==> flow/design.v <==
module clock_converter(board_clk, rst, clk, ce);
input board_clk, rst;
output reg clk;
output ce;
reg a;
always@(posedge board_clk or posedge rst)
	begin
		if (rst)
			begin
				a <= 1'b0;
				clk <= 1'b0;
			end
		else
			begin
				a <= ~a;
				clk <= a;
			end
	end
assign ce = a;
endmodule
module VGA_Controller(board_clk, rst, ce, xCount, yCount, ScreenArea, hsync, vsync, blank_n);
input board_clk, rst, ce;
output reg [9:0]xCount, yCount; 
output reg ScreenArea;  
output hsync, vsync, blank_n;
reg p_hSync, p_vSync; 
localparam [9:0] porchHF = 10'd640;  
localparam [9:0] syncH = 10'd655; 
localparam [9:0] porchHB = 10'd747;  
localparam [9:0] maxH = 10'd793;  
localparam [9:0] porchVF = 10'd480;  
localparam [9:0] syncV = 10'd490;  
localparam [9:0] porchVB = 10'd492;  
localparam [9:0] maxV = 10'd525;  
always@(posedge board_clk or posedge rst)
	begin
		if (rst)
			xCount <= 10'd0;
		else if (ce)
			begin
				if(xCount == maxH)
					xCount <= 10'd0;
				else
					xCount <= xCount + 10'd1;
			end
	end
always@(posedge board_clk or posedge rst)
	begin
		if (rst)
			yCount <= 10'd0;
		else if (ce)
			begin
				if(xCount == maxH)
					begin
						if(yCount == maxV)
							yCount <= 10'd0;
						else
							yCount <= yCount + 10'd1;
					end
			end
	end
always@(posedge board_clk or posedge rst)  
	begin
		if (rst)
			ScreenArea <= 1'b0;
		else if (ce)
			ScreenArea <= ((xCount < porchHF) && (yCount < porchVF)); 
	end
always@(posedge board_clk or posedge rst)  
	begin
		if (rst)
			begin
				p_hSync <= 1'b0;
				p_vSync <= 1'b0;
			end
		else if (ce)
			begin
				p_hSync <= ((xCount >= syncH) && (xCount < porchHB)); 
				p_vSync <= ((yCount >= syncV) && (yCount < porchVB)); 
			end
	end
assign vsync = ~p_vSync; 
assign hsync = ~p_hSync;
assign blank_n = ScreenArea;
endmodule
module blocks(board_clk, rst, ce, xCount, yCount, block);
input board_clk, rst, ce;
input [9:0]xCount;
input [9:0]yCount;
output reg [15:0]block;
localparam [9:0] COL0 = 10'd50, COL1 = 10'd175, COL2 = 10'd300, COL3 = 10'd425;
localparam [9:0] ROW0 = 10'd50, ROW1 = 10'd150, ROW2 = 10'd250, ROW3 = 10'd350;
always@(posedge board_clk or posedge rst) 
	begin
		if (rst)
			block <= 16'd0;
		else if (ce)
			begin
				block[0] <= (xCount > COL0 && xCount < (COL0 + 10'd125)) && (yCount > ROW0 && yCount < (ROW0 + 10'd100));
				block[1] <= (xCount > COL1 && xCount < (COL1 + 10'd125)) && (yCount > ROW0 && yCount < (ROW0 + 10'd100));
				block[2] <= (xCount > COL2 && xCount < (COL2 + 10'd125)) && (yCount > ROW0 && yCount < (ROW0 + 10'd100));
				block[3] <= (xCount > COL3 && xCount < (COL3 + 10'd125)) && (yCount > ROW0 && yCount < (ROW0 + 10'd100));
				block[4] <= (xCount > COL0 && xCount < (COL0 + 10'd125)) && (yCount > ROW1 && yCount < (ROW1 + 10'd100));
				block[5] <= (xCount > COL1 && xCount < (COL1 + 10'd125)) && (yCount > ROW1 && yCount < (ROW1 + 10'd100));
				block[6] <= (xCount > COL2 && xCount < (COL2 + 10'd125)) && (yCount > ROW1 && yCount < (ROW1 + 10'd100));
				block[7] <= (xCount > COL3 && xCount < (COL3 + 10'd125)) && (yCount > ROW1 && yCount < (ROW1 + 10'd100));
				block[8] <= (xCount > COL0 && xCount < (COL0 + 10'd125)) && (yCount > ROW2 && yCount < (ROW2 + 10'd100));
				block[9] <= (xCount > COL1 && xCount < (COL1 + 10'd125)) && (yCount > ROW2 && yCount < (ROW2 + 10'd100));
				block[10] <= (xCount > COL2 && xCount < (COL2 + 10'd125)) && (yCount > ROW2 && yCount < (ROW2 + 10'd100));
				block[11] <= (xCount > COL3 && xCount < (COL3 + 10'd125)) && (yCount > ROW2 && yCount < (ROW2 + 10'd100));
				block[12] <= (xCount > COL0 && xCount < (COL0 + 10'd125)) && (yCount > ROW3 && yCount < (ROW3 + 10'd100));
				block[13] <= (xCount > COL1 && xCount < (COL1 + 10'd125)) && (yCount > ROW3 && yCount < (ROW3 + 10'd100));
				block[14] <= (xCount > COL2 && xCount < (COL2 + 10'd125)) && (yCount > ROW3 && yCount < (ROW3 + 10'd100));
				block[15] <= (xCount > COL3 && xCount < (COL3 + 10'd125)) && (yCount > ROW3 && yCount < (ROW3 + 10'd100));
			end
	end
endmodule
module Runner2048 (board_clk, VGA_R, VGA_G, VGA_B, hsync, vsync, clk, blank_n, rst, inputnums);
input board_clk, rst; 
input [3:0] inputnums; 
output hsync, vsync, clk, blank_n;
wire ce;  
clock_converter clocks(board_clk, rst, clk, ce);  
wire [9:0] xCount; 
wire [9:0] yCount;
wire ScreenArea;
VGA_Controller VGA(board_clk, rst, ce, xCount, yCount, ScreenArea, hsync, vsync, blank_n);
output reg [7:0]VGA_R, VGA_G, VGA_B;
reg R;
reg G;
reg B;
reg Rn, Gn, Bn;  
wire game_over;
wire win;
wire game_over_text = 1'b0;  
wire win_text = 1'b0;  
reg [11:0] row0[3:0];
reg [11:0] row1[3:0];
reg [11:0] row2[3:0];
reg [11:0] row3[3:0];
assign game_over = ((row0[0] !== row0[1]) && (row0[0] !== row1[0]) && (row0[1] !== row1[1]) && (row0[1] !== row0[2]) &&(row0[2] !== row1[2]) &&
	(row0[2] !== row0[3]) && (row0[3] !== row1[3]) && (row1[0] !== row1[1]) && (row1[0] !== row2[0]) && (row1[1] !== row2[1]) && 
	(row1[1] !== row1[2]) && (row1[2] !== row1[3]) && (row1[2] !== row2[2]) && (row1[3] !== row2[3]) && (row2[0] !== row2[1]) && 
	(row2[0] !== row3[0]) && (row2[1] !== row2[2]) && (row2[1] !== row3[1]) && (row2[2] !== row3[2]) && (row2[2] !== row2[3]) && 
	(row2[3] !== row3[3]) && (row3[0] !== row3[1]) && (row3[1] !== row3[2]) && (row3[2] !== row3[3])&&(row0[0] !== 0)&&
	(row0[1] !== 0)&&(row0[2] !== 0)&&(row0[3] !== 0)&&(row1[0] !== 0)&&(row1[1] !== 0)
	&&(row1[2] !== 0)&&(row1[3] !== 0)&&(row2[0] !== 0)&&(row2[1] !== 0)&&(row2[2] !== 0)
	&&(row2[3] !== 0)&&(row3[0] !== 0)&&(row3[1] !== 0)&&(row3[2] !== 0)&&(row3[3] !== 0));
assign win = ((row0[0] == 256) || (row0[1] == 256) || (row0[2] == 256) || (row0[3] == 256) || (row1[0] == 256) || (row1[1] == 256) || (row1[2] == 256) || (row1[3] == 256) || 
(row2[0] == 256) || (row2[1] == 256) || (row2[2] == 256) || (row2[3] == 256) || (row3[0] == 256) || (row3[1] == 256) || (row3[2] == 256) || (row3[3] == 256));
wire [15:0] squares1;
blocks bloc(board_clk, rst, ce, xCount,yCount,squares1);
reg [15:0]squares;
integer i;
integer a;
always @(posedge board_clk or posedge rst)
	begin
		if (rst)
			squares <= 16'd0;
		else if (ce)
			squares <= squares1;
	end
always @(*)
	begin
		if (game_over == 1'b0)
			begin
				if (win == 1'b0)
					begin
						Rn = 1'b0;
						Gn = 1'b0;
						Bn = 1'b0;
						for (i = 0; i < 4; i = i + 1) begin
							if(row0[i] == 0) begin
								Rn = Rn || squares[i];
								Gn = Gn || squares[i];
								Bn = Bn || squares[i];
							end
							else if(row0[i] == 2) begin
								Rn = Rn || squares[i];
							end
							else if(row0[i] == 4) begin
								Bn = Bn || squares[i];
							end
							else if(row0[i] == 8) begin
								Gn = Gn || squares[i];
							end
							else if(row0[i] == 16) begin
								Rn = Rn || squares[i];
								Bn = Bn || squares[i];
							end
							else if(row0[i] == 32) begin
								Rn = Rn || squares[i];
								Gn = Gn || squares[i];
							end
							else if(row0[i] == 64) begin
								Bn = Bn || squares[i];
								Gn = Gn || squares[i];
							end
							else if(row0[i] == 128) begin
								Bn = Bn;
								Gn = Gn;
								Rn = Rn;
							end
						end   
						i = 0;
						for (i = 0; i < 4; i = i + 1) begin
							if(row1[i] == 0) begin
								Rn = Rn || squares[i + 4];
								Gn = Gn || squares[i + 4];
								Bn = Bn || squares[i + 4];
							end
							else if(row1[i] == 2) begin
								Rn = Rn || squares[i + 4];
							end
							else if(row1[i] == 4) begin
								Bn = Bn || squares[i + 4];
							end
							else if(row1[i] == 8) begin
								Gn = Gn || squares[i + 4];
							end
							else if(row1[i] == 16) begin
								Rn = Rn || squares[i + 4];
								Bn = Bn || squares[i + 4];
							end
							else if(row1[i] == 32) begin
								Rn = Rn || squares[i + 4];
								Gn = Gn || squares[i + 4];
							end
							else if(row1[i] == 64) begin
								Bn = Bn || squares[i + 4];
								Gn = Gn || squares[i + 4];
							end
							else if(row1[i] == 128) begin
								Bn = Bn;
								Gn = Gn;
								Rn = Rn;
							end
						end   
						for (i = 0; i < 4; i = i + 1) begin
							if(row2[i] == 0) begin
								Rn = Rn || squares[i + 8];
								Gn = Gn || squares[i + 8];
								Bn = Bn || squares[i + 8];
							end
							else if(row2[i] == 2) begin
								Rn = Rn || squares[i + 8];
							end
							else if(row2[i] == 4) begin
								Bn = Bn || squares[i + 8];
							end
							else if(row2[i] == 8) begin
								Gn = Gn || squares[i + 8];
							end
							else if(row2[i] == 16) begin
								Rn = Rn || squares[i + 8];
								Bn = Bn || squares[i + 8];
							end
							else if(row2[i] == 32) begin
								Rn = Rn || squares[i + 8];
								Gn = Gn || squares[i + 8];
							end
							else if(row2[i] == 64) begin
								Bn = Bn || squares[i + 8];
								Gn = Gn || squares[i + 8];
							end
							else if(row2[i] == 128) begin
								Bn = Bn;
								Gn = Gn;
								Rn = Rn;
							end
						end   
						for (i = 0; i < 4; i = i + 1) begin
							if(row3[i] == 0) begin
								Rn = Rn || squares[i + 12];
								Gn = Gn || squares[i + 12];
								Bn = Bn || squares[i + 12];
							end
							else if(row3[i] == 2) begin
								Rn = Rn || squares[i + 12];
							end
							else if(row3[i] == 4) begin
								Bn = Bn || squares[i + 12];
							end
							else if(row3[i] == 8) begin
								Gn = Gn || squares[i + 12];
							end
							else if(row3[i] == 16) begin
								Rn = Rn || squares[i + 12];
								Bn = Bn || squares[i + 12];
							end
							else if(row3[i] == 32) begin
								Rn = Rn || squares[i + 12];
								Gn = Gn || squares[i + 12];
							end
							else if(row3[i] == 64) begin
								Bn = Bn || squares[i + 12];
								Gn = Gn || squares[i + 12];
							end
							else if(row3[i] == 128) begin
								Bn = Bn;
								Gn = Gn;
								Rn = Rn;
							end
						end   
					end
				else
					begin
						Rn = 1'b0;
						Gn = ScreenArea & !win_text;
						Bn = 1'b0;
					end
			end
		else
			begin
				Rn = ScreenArea & !game_over_text;
				Gn = 1'b0;
				Bn = 1'b0;
			end
	end
always @(posedge board_clk or posedge rst)
	begin
		if (rst)
			begin
				R <= 1'b0;
				G <= 1'b0;
				B <= 1'b0;
			end
		else if (ce)
			begin
				R <= Rn;
				G <= Gn;
				B <= Bn;
			end
	end
reg [2:0] state;
reg [3:0] NS;
reg [3:0] inputnumbers;
reg ran;  
reg terminate;  
reg terminate_q;  
parameter START = 3'b000,
          MOVEUP = 3'b001,
          MOVEDOWN = 3'b010,
          MOVELEFT = 3'b011,
          MOVERIGHT = 3'b100,
			 REVERSETRANSLATE = 3'b101,
			 CHECK = 3'b111; 
reg [11:0] vert0[3:0];
reg [11:0] vert1[3:0];
reg [11:0] vert2[3:0];
reg [11:0] vert3[3:0];
always @ (posedge board_clk, posedge rst) 
	begin 
	if(rst)  begin 
	row0[0] <= 12'd0; 
	row0[1] <= 12'd0; 
	row0[2] <= 12'd0; 
	row0[3] <= 12'd0; 
	row1[0] <= 12'd0; 
	row1[1] <= 12'd0; 
	row1[2] <= 12'd0; 
	row1[3] <= 12'd0; 
	row2[0] <= 12'd0; 
	row2[1] <= 12'd0; 
	row2[2] <= 12'd0; 
	row2[3] <= 12'd0; 
	row3[0] <= 12'd0; 
	row3[1] <= 12'd0; 
	row3[2] <= 12'd0; 
	row3[3] <= 12'd0; 
	ran = 0;
	terminate = 0;
	terminate_q <= 1'b0;
	NS <= START;
 vert0[0] <= 12'd0;  
			  vert0[1] <= 12'd0; 
			  vert0[2] <= 12'd0; 
			  vert0[3] <= 12'd0; 
			  vert1[0] <= 12'd0; 
			  vert1[1] <= 12'd0; 
			  vert1[2] <= 12'd0; 
			  vert1[3] <= 12'd0; 
			  vert2[0] <= 12'd0; 
			  vert2[1] <= 12'd0; 
			  vert2[2] <= 12'd0; 
			  vert2[3] <= 12'd0; 
			  vert3[0] <= 12'd0; 
			  vert3[1] <= 12'd0; 
			  vert3[2] <= 12'd0; 
			  vert3[3] <= 12'd0; 
	end 
	else begin 
	ran = 0;
	terminate = terminate_q;
	case (state) 
		START: begin 
			case(inputnums)
				4'b0111: begin 
					NS <= MOVEUP;
					end 
				4'b1011: begin 
					NS <= MOVEDOWN;
					end 
				4'b1101: begin 
					NS <= MOVELEFT;
					end 
				4'b1110: begin 
				   NS <= MOVERIGHT;
					end 
				default: begin 
				    vert0[0] <= row0[0]; 
			  vert0[1] <= row1[0];
			  vert0[2] <= row2[0];
			  vert0[3] <= row3[0];
			  vert1[0] <= row0[1];
			  vert1[1] <= row1[1];
			  vert1[2] <= row2[1];
			  vert1[3] <= row3[1];
			  vert2[0] <= row0[2];
			  vert2[1] <= row1[2];
			  vert2[2] <= row2[2];
			  vert2[3] <= row3[2];
			  vert3[0] <= row0[3];
			  vert3[1] <= row1[3];
			  vert3[2] <= row2[3];
			  vert3[3] <= row3[3];
					ran = 0;
					NS <= START; 
					terminate = 0;
					end 
				endcase
		   end 
		REVERSETRANSLATE: begin 
			row0[0] <= vert0[0];
			row0[1] <= vert1[0]; 
			row0[2] <= vert2[0]; 
			row0[3] <= vert3[0]; 
			row1[0] <= vert0[1];
			row1[1] <= vert1[1]; 
			row1[2] <= vert2[1]; 
			row1[3] <= vert3[1]; 
			row2[0] <= vert0[2]; 
			row2[1] <= vert1[2]; 
			row2[2] <= vert2[2]; 
			row2[3] <= vert3[2]; 
			row3[0] <= vert0[3]; 
			row3[1] <= vert1[3]; 
			row3[2] <= vert2[3]; 
			row3[3] <= vert3[3]; 
			 terminate = 0;
			NS <= CHECK; 
		end 
		MOVEUP: begin 
						for (a = 0; a < 3; a = a + 1) begin
						  if (((vert0[a] == 12'd0) || (vert0[a] == vert0[a + 1]))&&!(vert0[a] + vert0[a+1] == 12'd0)&&!(terminate)) begin
							 vert0[a] <= vert0[a] + vert0[a + 1];
							 vert0[a + 1] <= 12'd0;
							 ran = 1;
							 terminate  = 1;
						  end
						  end 
						for (a = 0; a < 3; a = a + 1) begin
						  if (((vert1[a] == 12'd0) || (vert1[a] == vert1[a + 1]))&&!(vert1[a] + vert1[a+1] == 12'd0)&&!(terminate) ) begin
							 vert1[a] <= vert1[a] + vert1[a + 1];
							 vert1[a + 1] <= 12'd0;
							 ran = 1;
							 terminate = 1;
						  end
						 end 
						 for (a = 0; a < 3; a = a + 1) begin
						  if (((vert2[a] == 12'd0) || (vert2[a] == vert2[a + 1]))&&!(vert2[a] + vert2[a+1] == 12'd0)&&!(terminate) ) begin
							 vert2[a] <= vert2[a] + vert2[a + 1];
							 vert2[a + 1] <= 12'd0;
							 ran = 1;
							 terminate = 1;
						  end
						 end 
						 for (a = 0; a < 3; a = a + 1) begin
						  if (((vert3[a] == 12'd0) || (vert3[a] == vert3[a + 1]))&&!(vert3[a] + vert3[a+1] == 12'd0)&&!(terminate)) begin
							 vert3[a] <= vert3[a] + vert3[a + 1];
							 vert3[a + 1] <= 12'd0;
							 ran = 1;
							 terminate = 1;
						  end
						 end 
						if(ran == 1) begin 
						 NS <= MOVEUP; 
						 ran = 0;
						 terminate = 0;
						 end 
						 else begin 
						  terminate = 0;
						 NS <= REVERSETRANSLATE;
						end 
		end 
		MOVEDOWN: begin 
		   for (a = 3; a > 0; a = a - 1) begin
			 if (((vert0[a] == 12'd0) || (vert0[a] == vert0[a - 1])) && !(vert0[a] + vert0[a - 1] == 12'd0) && !(terminate)) begin
				vert0[a] <= vert0[a] + vert0[a - 1];
				vert0[a - 1] <= 12'd0;
				ran = 1;
				terminate = 1;
			 end
		  end
		  for (a = 3; a > 0; a = a - 1) begin
			 if (((vert1[a] == 12'd0) || (vert1[a] == vert1[a - 1])) && !(vert1[a] + vert1[a - 1] == 12'd0) && !(terminate)) begin
				vert1[a] <= vert1[a] + vert1[a - 1];
				vert1[a - 1] <= 12'd0;
				ran = 1;
				terminate = 1;
			 end
		  end
		  for (a = 3; a > 0; a = a - 1) begin
			 if (((vert2[a] == 12'd0) || (vert2[a] == vert2[a - 1])) && !(vert2[a] + vert2[a - 1] == 12'd0) && !(terminate)) begin
				vert2[a] <= vert2[a] + vert2[a - 1];
				vert2[a - 1] <= 12'd0;
				ran = 1;
				terminate = 1;
			 end
		  end
		  for (a = 3; a > 0; a = a - 1) begin
			 if (((vert3[a] == 12'd0) || (vert3[a] == vert3[a - 1])) && !(vert3[a] + vert3[a - 1] == 12'd0) && !(terminate)) begin
				vert3[a] <= vert3[a] + vert3[a - 1];
				vert3[a - 1] <= 12'd0;
				ran = 1;
				terminate = 1;
			 end
		  end
		  if(ran == 1) begin 
			 NS <= MOVEDOWN;
			 ran = 0;
			 terminate = 0;
		  end else begin
			 NS <= REVERSETRANSLATE;
			 terminate = 0;
		  end
		end
		MOVELEFT: begin
						for (a = 0; a < 3; a = a + 1) begin
						  if (((row0[a] == 12'd0) || (row0[a] == row0[a + 1]))&&!(row0[a] + row0[a+1] == 12'd0)&&!(terminate)) begin
							 row0[a] <= row0[a] + row0[a + 1];
							 row0[a + 1] <= 12'd0;
							 ran = 1;
							 terminate  = 1;
						  end
						  end 
						for (a = 0; a < 3; a = a + 1) begin
						  if (((row1[a] == 12'd0) || (row1[a] == row1[a + 1]))&&!(row1[a] + row1[a+1] == 12'd0)&&!(terminate) ) begin
							 row1[a] <= row1[a] + row1[a + 1];
							 row1[a + 1] <= 12'd0;
							 ran = 1;
							 terminate = 1;
						  end
						 end 
						 for (a = 0; a < 3; a = a + 1) begin
						  if (((row2[a] == 12'd0) || (row2[a] == row2[a + 1]))&&!(row2[a] + row2[a+1] == 12'd0)&&!(terminate) ) begin
							 row2[a] <= row2[a] + row2[a + 1];
							 row2[a + 1] <= 12'd0;
							 ran = 1;
							 terminate = 1;
						  end
						 end 
						 for (a = 0; a < 3; a = a + 1) begin
						  if (((row3[a] == 12'd0) || (row3[a] == row3[a + 1]))&&!(row3[a] + row3[a+1] == 12'd0)&&!(terminate)) begin
							 row3[a] <= row3[a] + row3[a + 1];
							 row3[a + 1] <= 12'd0;
							 ran = 1;
							 terminate = 1;
						  end
						 end 
						if(ran == 1) begin 
						 NS <= MOVELEFT; 
						 ran = 0;
						 terminate = 0;
						 end 
						 else begin 
						  terminate = 0;
						 NS <= CHECK;
						end 
		end
		MOVERIGHT: begin
		  for (a = 3; a > 0; a = a - 1) begin
			 if (((row0[a] == 12'd0) || (row0[a] == row0[a - 1])) && !(row0[a] + row0[a - 1] == 12'd0) && !(terminate)) begin
				row0[a] <= row0[a] + row0[a - 1];
				row0[a - 1] <= 12'd0;
				ran = 1;
				terminate = 1;
			 end
		  end
		  for (a = 3; a > 0; a = a - 1) begin
			 if (((row1[a] == 12'd0) || (row1[a] == row1[a - 1])) && !(row1[a] + row1[a - 1] == 12'd0) && !(terminate)) begin
				row1[a] <= row1[a] + row1[a - 1];
				row1[a - 1] <= 12'd0;
				ran = 1;
				terminate = 1;
			 end
		  end
		  for (a = 3; a > 0; a = a - 1) begin
			 if (((row2[a] == 12'd0) || (row2[a] == row2[a - 1])) && !(row2[a] + row2[a - 1] == 12'd0) && !(terminate)) begin
				row2[a] <= row2[a] + row2[a - 1];
				row2[a - 1] <= 12'd0;
				ran = 1;
				terminate = 1;
			 end
		  end
		  for (a = 3; a > 0; a = a - 1) begin
			 if (((row3[a] == 12'd0) || (row3[a] == row3[a - 1])) && !(row3[a] + row3[a - 1] == 12'd0) && !(terminate)) begin
				row3[a] <= row3[a] + row3[a - 1];
				row3[a - 1] <= 12'd0;
				ran = 1;
				terminate = 1;
			 end
		  end
		  if(ran == 1) begin 
			 NS <= MOVERIGHT;
			 ran = 0;
			 terminate = 0;
		  end else begin
			 NS <= CHECK;
			 terminate = 0;
		  end
		end
		CHECK: begin
		if( inputnums == 4'b1111) begin 
			if(row0[0] == 0 || row0[1] == 0 || row0[2] == 0 || row0[3] == 0) begin
				for (a = 0; a < 4; a = a + 1) begin
						  if ((row0[a] == 0) && !(terminate)) begin
							row0[a] <= 12'd2;;
							terminate = 1;
						  end
				 end 
				 NS <= START; 
			end 
			else if(row1[0] == 0 || row1[1] == 0 || row1[2] == 0 || row1[3] == 0) begin
				for (a = 0; a < 4; a = a + 1) begin
						  if ((row1[a] == 0) && !(terminate)) begin
							row1[a] <= 12'd2;;
							terminate = 1;
						  end
				 end 
				 NS <= START; 
			end 
			else if(row2[0] == 0 || row2[1] == 0 || row2[2] == 0 || row2[3] == 0) begin
				for (a = 0; a < 4; a = a + 1) begin
						  if ((row2[a] == 0) && !(terminate)) begin
							row2[a] <= 12'd2;;
							terminate = 1;
						  end
				 end 
				 NS <= START; 
			end 
			else if(row3[0] == 0 || row3[1] == 0 || row3[2] == 0 || row3[3] == 0) begin
				for (a = 0; a < 4; a = a + 1) begin
						  if ((row3[a] == 0) && !(terminate)) begin
							row3[a] <= 12'd2;
							terminate = 1;
						  end
				 end
				NS <= START; 
			end 
			else begin 
			NS <= START;
		end 
		end 
		else 
		begin 
		NS<= CHECK;
		end
		end
	endcase 
	terminate_q <= terminate;
	end 
	end 
always @ (posedge board_clk, posedge rst) 
	begin 
	if(rst)  begin 
	state <= START;
	end 
	else begin 
	state <= NS; 
	end 
	end 
always @ (posedge board_clk or posedge rst)
	begin
		if (rst)
			begin
				VGA_R <= 8'd0;
				VGA_G <= 8'd0;
				VGA_B <= 8'd0;
			end
		else if (ce)
			begin
				VGA_R <= {8{R}};
				VGA_G <= {8{G}};
				VGA_B <= {8{B}};
			end
	end 
endmodule
### From RTL to reports: Runner2048

What the tools print for Runner2048, step after step.
Line numbers count from 1 in the design file above.
Library cell names are shortened.
The mark - stands for no value.

* top: Runner2048
* clock input: board_clk
* standard-cell library: sky130hd
* corner: tt_025C_1v80

### Elaborated design

Source: Yosys, flattened and elaborated. Widths are those after wreduce. Registers that Yosys merges into a memory's read port (data or address) are not register bits. Print and check cells do not count.

* word width x clocked read ports: 0
* register bits: 454
* output and inout port bits: 28
* ROM bits: 0
* bits in latches: 0
* bits in writable memories: 0
* cells after elaboration: 1752
* input port bits: 6
* memories kept: 0

* bitwise logic cells: 3
* div/mod/pow operators: 0
* muxes and demuxes: 857
* $lt $le $gt $ge: 22
* equal/unequal tests: 303
* add/sub/neg operators: 26
* reduce/logical cells: 476
* shift-type cells: 0
* multiply operators: 0

Operators with widths (number)
* 12-bit two-way mux: 184
* 12-bit parallel mux with 4-bit select: 16
* 12-bit logical NOT: 56
* 1-bit two-way mux: 631
* 12-bit equality test: 48
* 12-bit parallel mux with 3-bit select: 16
* 12-bit adder: 24
* 12-bit !== test: 24
* 12-bit by 1-bit !== test with 1-bit output with constant B: 16
* 12-bit by 2-bit equality test with 1-bit output with constant B: 16
* 12-bit by 3-bit equality test with 1-bit output with constant B: 16
* 12-bit by 4-bit equality test with 1-bit output with constant B: 16
* 12-bit by 5-bit equality test with 1-bit output with constant B: 16
* 12-bit by 6-bit equality test with 1-bit output with constant B: 16
* 12-bit by 7-bit equality test with 1-bit output with constant B: 16
* 12-bit by 9-bit equality test with 1-bit output with constant B: 16
* 1-bit logical AND: 178
* 1-bit logical OR: 120
* 2-bit != test with constant B: 57
* 3-bit != test with constant B: 32
* 1-bit logical NOT: 81
* 4-bit AND reduction: 17
* 10-bit by 9-bit less-than comparator with 1-bit output with constant B: 6
* 9-bit AND reduction: 4
* 8-bit AND reduction: 4
* 10-bit less-than comparator with constant B: 3
* 10-bit by 8-bit greater-than comparator with 1-bit output with constant B: 3
* 10-bit by 8-bit less-than comparator with 1-bit output with constant B: 3

Other operator kinds: 28; their cells: 52.

### Depth

Depth = most cells in a row (Yosys ltp): at word level without a register or memory, in the mapped netlist without a sequential cell, where the memories' decode and read muxes count.

* depth in word-level cells: 191
* ABC_AREA: 0
* mapped depth: 15
* mapped depth without buffers: 13

### Synthesis result

The flow's flattened synthesis, as Yosys stat reports it; memories are mapped. The netlist is that of the ABC_AREA named above (0 if unset); the other value can give another one.
Totals and module areas in this step are rounded.

Cells by type
* dfrtp_1: number 454, total area 1.14E+04 um^2
* mux2_2: number 326, total area 3.67E+03 um^2
* ha_1: number 271, total area 3.39E+03 um^2
* xnor2_1: number 199, total area 1.74E+03 um^2
* o21ai_0: number 335, total area 1.68E+03 um^2
* xor2_1: number 181, total area 1585.27 um^2
* nand2_1: number 374, total area 1.4E+03 um^2
* a21oi_1: number 268, total area 1.34E+03 um^2
* nor4_1: number 191, total area 1.19E+03 um^2
* nor2_1: number 272, total area 1.02E+03 um^2
* clkbuf_1: number 265, total area 994.704 um^2
* nor3_1: number 158, total area 790.758 um^2
* inv_1: number 197, total area 739.459 um^2
* a22oi_1: number 93, total area 698.17 um^2
* a21o_1: number 92, total area 690.662 um^2
* nand3_1: number 129, total area 645.619 um^2
* a22o_1: number 70, total area 613.088 um^2
* a211oi_1: number 69, total area 517.997 um^2

Not listed: further types 85, cells in them 1183.

* buffer cells: 319
* cells in the netlist: 5127
* mapped area: 44000 um^2
* sequential area: 11000 um^2
* flip-flops: 454

By module: a second synthesis without flattening, with its own total; a netlist apart from the flattened one above.

* cell total of the unflattened synthesis: 5119
* area (unflattened synthesis): 44000 um^2

Rows give one instance, submodules left out.

Modules
* Runner2048: times used 1, sequential area 10000 um^2, cells 4890, area 41000 um^2
* VGA_Controller: times used 1, sequential area 580 um^2, cells 120, area 1200 um^2
* blocks: times used 1, sequential area 400 um^2, cells 105, area 1000 um^2
* clock_converter: times used 1, sequential area 50 um^2, cells 4, area 58 um^2

### Timing after synthesis

Path of least setup slack by OpenSTA after synthesis, without wires, with an ideal clock, recovery checks aside; 20% of the period is set as input and as output delay. Where synthesis merged equal registers, the netlist keeps one of their names.

* path kind: input port to flip-flop
* from: input port inputnums[1]
* to: register vert1[0][0]
* data arrival time: 6.073 ns
* required time: 19.875 ns
* external input delay: 4.000 ns
* path slack: 13.802 ns
* delay of the path: 2.198 ns
* period: 20.0 ns
* stages: 10
* setup time: 0.125 ns
* time at the first pin: 4.000 ns
* path buffers: 3
* synthesis period reached: 6.198 ns

"delay of the path" = arrival - input delay + setup time.
"stages" counts driving pins, that of a launching flip-flop among them; a cell with two outputs on the path counts twice.
"synthesis period reached" is the clock period less the worst setup slack; recovery checks do not enter. This is arithmetic on one report: input and output delays are still those of the set period (20% each).
Between the ends stands the longest chain of elaborated cells between them, by number of cells; it is not shown to be the way that was timed. Of several equally long chains one is given.
Each line given opens the expression or statement behind the cell; cells for indexed reads and writes are added by Yosys, which also makes memories of some case tables.
At most two assigning lines are given for a register; there are more.

* cells stage by stage: clkbuf_1 > xnor2_1 > a21oi_1 > a21oi_1 > or3_1 > and3_1 > clkbuf_1 > o211ai_1 > clkbuf_1 > mux2_2
* cells in the longest elaborated chain: 4
* elaborated cells on any way between the ends: 9
* source lines of those cells: 2
* those cells by class: eq/ne: 5; mux: 2; reduce/logical: 2

RTL lines, path after synthesis
* from (decl): RTL line 120 `input [3:0] inputnums;`
* 4-bit equality test: RTL line 397 `case(inputnums)`
* 4-bit OR reduction
* 12-bit two-way mux: RTL line 397
* 12-bit parallel mux with 3-bit select: RTL line 395 `case (state)`
* to (assign): RTL line 415 `vert1[0] <= row0[1];`
* to (assign): RTL line 464 `vert1[a] <= vert1[a] + vert1[a + 1];`
* to (decl): RTL line 349 `reg [11:0] vert1[3:0];`

### Timing after layout

From the final timing report of flow run B: the path of least setup slack in the routed layout; clock arrival at registers is part of the times.

* path kind: flip-flop to flip-flop
* from: register vert0[2][0]
* to: register vert3[2][5]
* path slack: 0.99 ns
* setup time: 0.11 ns
* period: 7.3 ns
* path buffers: 0
* data arrival time: 6.88 ns
* stages: 14
* time at the first pin: 0.68 ns
* required time: 7.87 ns

Between the ends stands the longest chain of elaborated cells between them, by number of cells; it is not shown to be the way that was timed. Of several equally long chains one is given.
At most two assigning lines are given for a register; there are more.

* cells stage by stage: dfrtp_1 > ha_1 > fa_1 > a211oi_1 > o211ai_1 > a41oi_1 > xnor2_1 > or3_1 > o31ai_1 > and3_1 > nand3_1 > or3b_1 > a211oi_2 > mux2_2
* cells in the longest elaborated chain: 47
* elaborated cells on any way between the ends: 109
* those cells by class: add/sub: 2; eq/ne: 6; mux: 45; reduce/logical: 56

RTL lines, path after layout
* from (decl): RTL line 348 `reg [11:0] vert0[3:0];`
* from (assign): RTL line 413 `vert0[2] <= row2[0];`
* from (assign): RTL line 456 `vert0[a] <= vert0[a] + vert0[a + 1];`
* 12-bit adder: RTL line 498 `if (((vert0[a] == 12'd0) || (vert0[a] == vert0[a - 1])) && !(vert0[a] + vert0[a - 1] == 12'd0) && !(terminate) ...`
* 12-bit logical NOT: RTL line 498
* 1-bit logical NOT: RTL line 498
* 1-bit logical AND (2 in a row): RTL line 498
* 1-bit two-way mux: RTL line 498
* 1-bit two-way mux: RTL line 395 `case (state)`
* 1-bit logical NOT: RTL line 498
* [... 32 more ...]
* 1-bit logical AND: RTL line 522 `if (((vert3[a] == 12'd0) || (vert3[a] == vert3[a - 1])) && !(vert3[a] + vert3[a - 1] == 12'd0) && !(terminate) ...`
* 1-bit two-way mux: RTL line 522
* 1-bit two-way mux: RTL line 395
* 1-bit logical NOT: RTL line 522
* 1-bit logical AND: RTL line 522
* 12-bit two-way mux: RTL line 522
* 12-bit parallel mux with 3-bit select: RTL line 395
* to (assign): RTL line 425 `vert3[2] <= row2[3];`
* to (assign): RTL line 480 `vert3[a] <= vert3[a] + vert3[a + 1];`
* to (decl): RTL line 351 `reg [11:0] vert3[3:0];`

Top module Runner2048; platform sky130hd; tools Yosys and OpenROAD; 4 stored runs in no particular order. Input and output delays are each 20% of the period that was set; the output load is 0.01 pF.
"achieved clock period" = clock period - worst setup slack. The figure is calculated, with input and output delays left at 20% of the set period.
"allowed time less slack (worst setup path)" means the part of the period allowed to the worst setup path (the constraints hold back 20% at inputs and 20% at outputs) less its slack; where the path has registers, the arrival times of their clocks count too.
The results are shown rounded.

### Flow run A

==> flow/run.sh <==
#!/bin/bash
# the make line also repeats the synthesis and layout settings of config.mk as NAME=value (left out here)
make -C /OpenROAD-flow-scripts/flow DESIGN_CONFIG=/design/flow/config.mk WORK_HOME=/design/flow/orfs CLKGATE_MAP_FILE= finish
==> flow/config.mk <==
export PLATFORM = sky130hd
export DESIGN_NAME = Runner2048
export DESIGN_NICKNAME = Runner2048
export VERILOG_FILES = /design/flow/design.v
export SDC_FILE = /design/flow/constraint.sdc
export NUM_CORES = 4
export LEC_CHECK = 0
export ABC_AREA = 1
export CAP_MARGIN = 5
export CELL_PAD_IN_SITES_DETAIL_PLACEMENT = 2
export CELL_PAD_IN_SITES_GLOBAL_PLACEMENT = 1
export CORE_ASPECT_RATIO = 0.64
export CORE_MARGIN = 2
export CORE_UTILIZATION = 40
export CTS_CLUSTER_DIAMETER = 334
export GPL_ROUTABILITY_DRIVEN = 1
export GPL_TIMING_DRIVEN = 1
export HOLD_SLACK_MARGIN = 0.23
export MAX_ROUTING_LAYER = met5
export MIN_ROUTING_LAYER = met2
export SETUP_SLACK_MARGIN = 2.13
export SLEW_MARGIN = 40
export TNS_END_PERCENT = 40
==> flow/constraint.sdc <==
create_clock -name core_clock -period 20.0 [get_ports {board_clk}]
set_input_delay 4.0000 -clock core_clock [delete_from_list [all_inputs] [get_ports {board_clk}]]
set_output_delay 4.0000 -clock core_clock [all_outputs]
set_load 0.01 [all_outputs]

Outcome of flow run A: no results, routing failed with GRT-0116

### Flow run B

==> flow/run.sh <==
#!/bin/bash
# the make line also repeats the synthesis and layout settings of config.mk as NAME=value (left out here)
make -C /OpenROAD-flow-scripts/flow DESIGN_CONFIG=/design/flow/config.mk WORK_HOME=/design/flow/orfs CLKGATE_MAP_FILE= finish
==> flow/config.mk <==
export PLATFORM = sky130hd
export DESIGN_NAME = Runner2048
export DESIGN_NICKNAME = Runner2048
export VERILOG_FILES = /design/flow/design.v
export SDC_FILE = /design/flow/constraint.sdc
export NUM_CORES = 4
export LEC_CHECK = 0
export CAP_MARGIN = 20
export CORE_MARGIN = 2
export CORE_UTILIZATION = 40
export SETUP_SLACK_MARGIN = -0.66
export SLEW_MARGIN = 20
==> flow/constraint.sdc <==
create_clock -name core_clock -period 7.3 [get_ports {board_clk}]
set_input_delay 1.4600 -clock core_clock [delete_from_list [all_inputs] [get_ports {board_clk}]]
set_output_delay 1.4600 -clock core_clock [all_outputs]
set_load 0.01 [all_outputs]

Results of flow run B:
- Synthesized cell area: 44000 um^2
- Die size: 110000 um^2
- Standard-cell area after layout: 48000 um^2
- Smallest setup slack: 0.99 ns
- Total negative slack: 0.000 ns
- Final worst hold slack: 0.38 ns
- Achieved clock period: 6.310 ns
- Allowed time less slack (worst setup path): 6.31 ns
- Worst path kind: flip-flop to flip-flop

### Flow run C

==> flow/run.sh <==
#!/bin/bash
# the make line also repeats the synthesis and layout settings of config.mk as NAME=value (left out here)
make -C /OpenROAD-flow-scripts/flow DESIGN_CONFIG=/design/flow/config.mk WORK_HOME=/design/flow/orfs CLKGATE_MAP_FILE= finish
==> flow/config.mk <==
export PLATFORM = sky130hd
export DESIGN_NAME = Runner2048
export DESIGN_NICKNAME = Runner2048
export VERILOG_FILES = /design/flow/design.v
export SDC_FILE = /design/flow/constraint.sdc
export NUM_CORES = 4
export LEC_CHECK = 0
export CAP_MARGIN = 5
export CELL_PAD_IN_SITES_DETAIL_PLACEMENT = 2
export CELL_PAD_IN_SITES_GLOBAL_PLACEMENT = 1
export CORE_MARGIN = 2
export CORE_UTILIZATION = 40
export CTS_CLUSTER_DIAMETER = 106
export MAX_ROUTING_LAYER = met4
export MIN_ROUTING_LAYER = met2
export SETUP_SLACK_MARGIN = 2.13
export SLEW_MARGIN = 40
export TNS_END_PERCENT = 40
==> flow/constraint.sdc <==
create_clock -name core_clock -period 20.0 [get_ports {board_clk}]
set_input_delay 4.0000 -clock core_clock [delete_from_list [all_inputs] [get_ports {board_clk}]]
set_output_delay 4.0000 -clock core_clock [all_outputs]
set_load 0.01 [all_outputs]

Outcome of flow run C: no results, routing failed with GRT-0116

### Flow run D

==> flow/run.sh <==
#!/bin/bash
# the make line also repeats the synthesis and layout settings of config.mk as NAME=value (left out here)
make -C /OpenROAD-flow-scripts/flow DESIGN_CONFIG=/design/flow/config.mk WORK_HOME=/design/flow/orfs CLKGATE_MAP_FILE= finish
==> flow/config.mk <==
export PLATFORM = sky130hd
export DESIGN_NAME = Runner2048
export DESIGN_NICKNAME = Runner2048
export VERILOG_FILES = /design/flow/design.v
export SDC_FILE = /design/flow/constraint.sdc
export NUM_CORES = 4
export LEC_CHECK = 0
export ABC_AREA = 1
export CAP_MARGIN = 25
export CELL_PAD_IN_SITES_DETAIL_PLACEMENT = 1
export CELL_PAD_IN_SITES_GLOBAL_PLACEMENT = 1
export CORE_MARGIN = 6
export CORE_UTILIZATION = 39
export CTS_CLUSTER_DIAMETER = 152
export GPL_TIMING_DRIVEN = 1
export MAX_ROUTING_LAYER = met4
export MIN_ROUTING_LAYER = met1
export SETUP_SLACK_MARGIN = 2.53
export SLEW_MARGIN = 20
export TNS_END_PERCENT = 35
==> flow/constraint.sdc <==
create_clock -name core_clock -period 20.0 [get_ports {board_clk}]
set_input_delay 4.0000 -clock core_clock [delete_from_list [all_inputs] [get_ports {board_clk}]]
set_output_delay 4.0000 -clock core_clock [all_outputs]
set_load 0.01 [all_outputs]

Results of flow run D:
- Synthesized cell area: 45000 um^2
- Die size: 120000 um^2
- Standard-cell area after layout: 49000 um^2
- Smallest setup slack: 13 ns
- Total negative slack: 0.000 ns
- Final worst hold slack: 0.38 ns
- Achieved clock period: 7.364 ns
- Allowed time less slack (worst setup path): 3.36 ns
- Worst path kind: input port to flip-flop
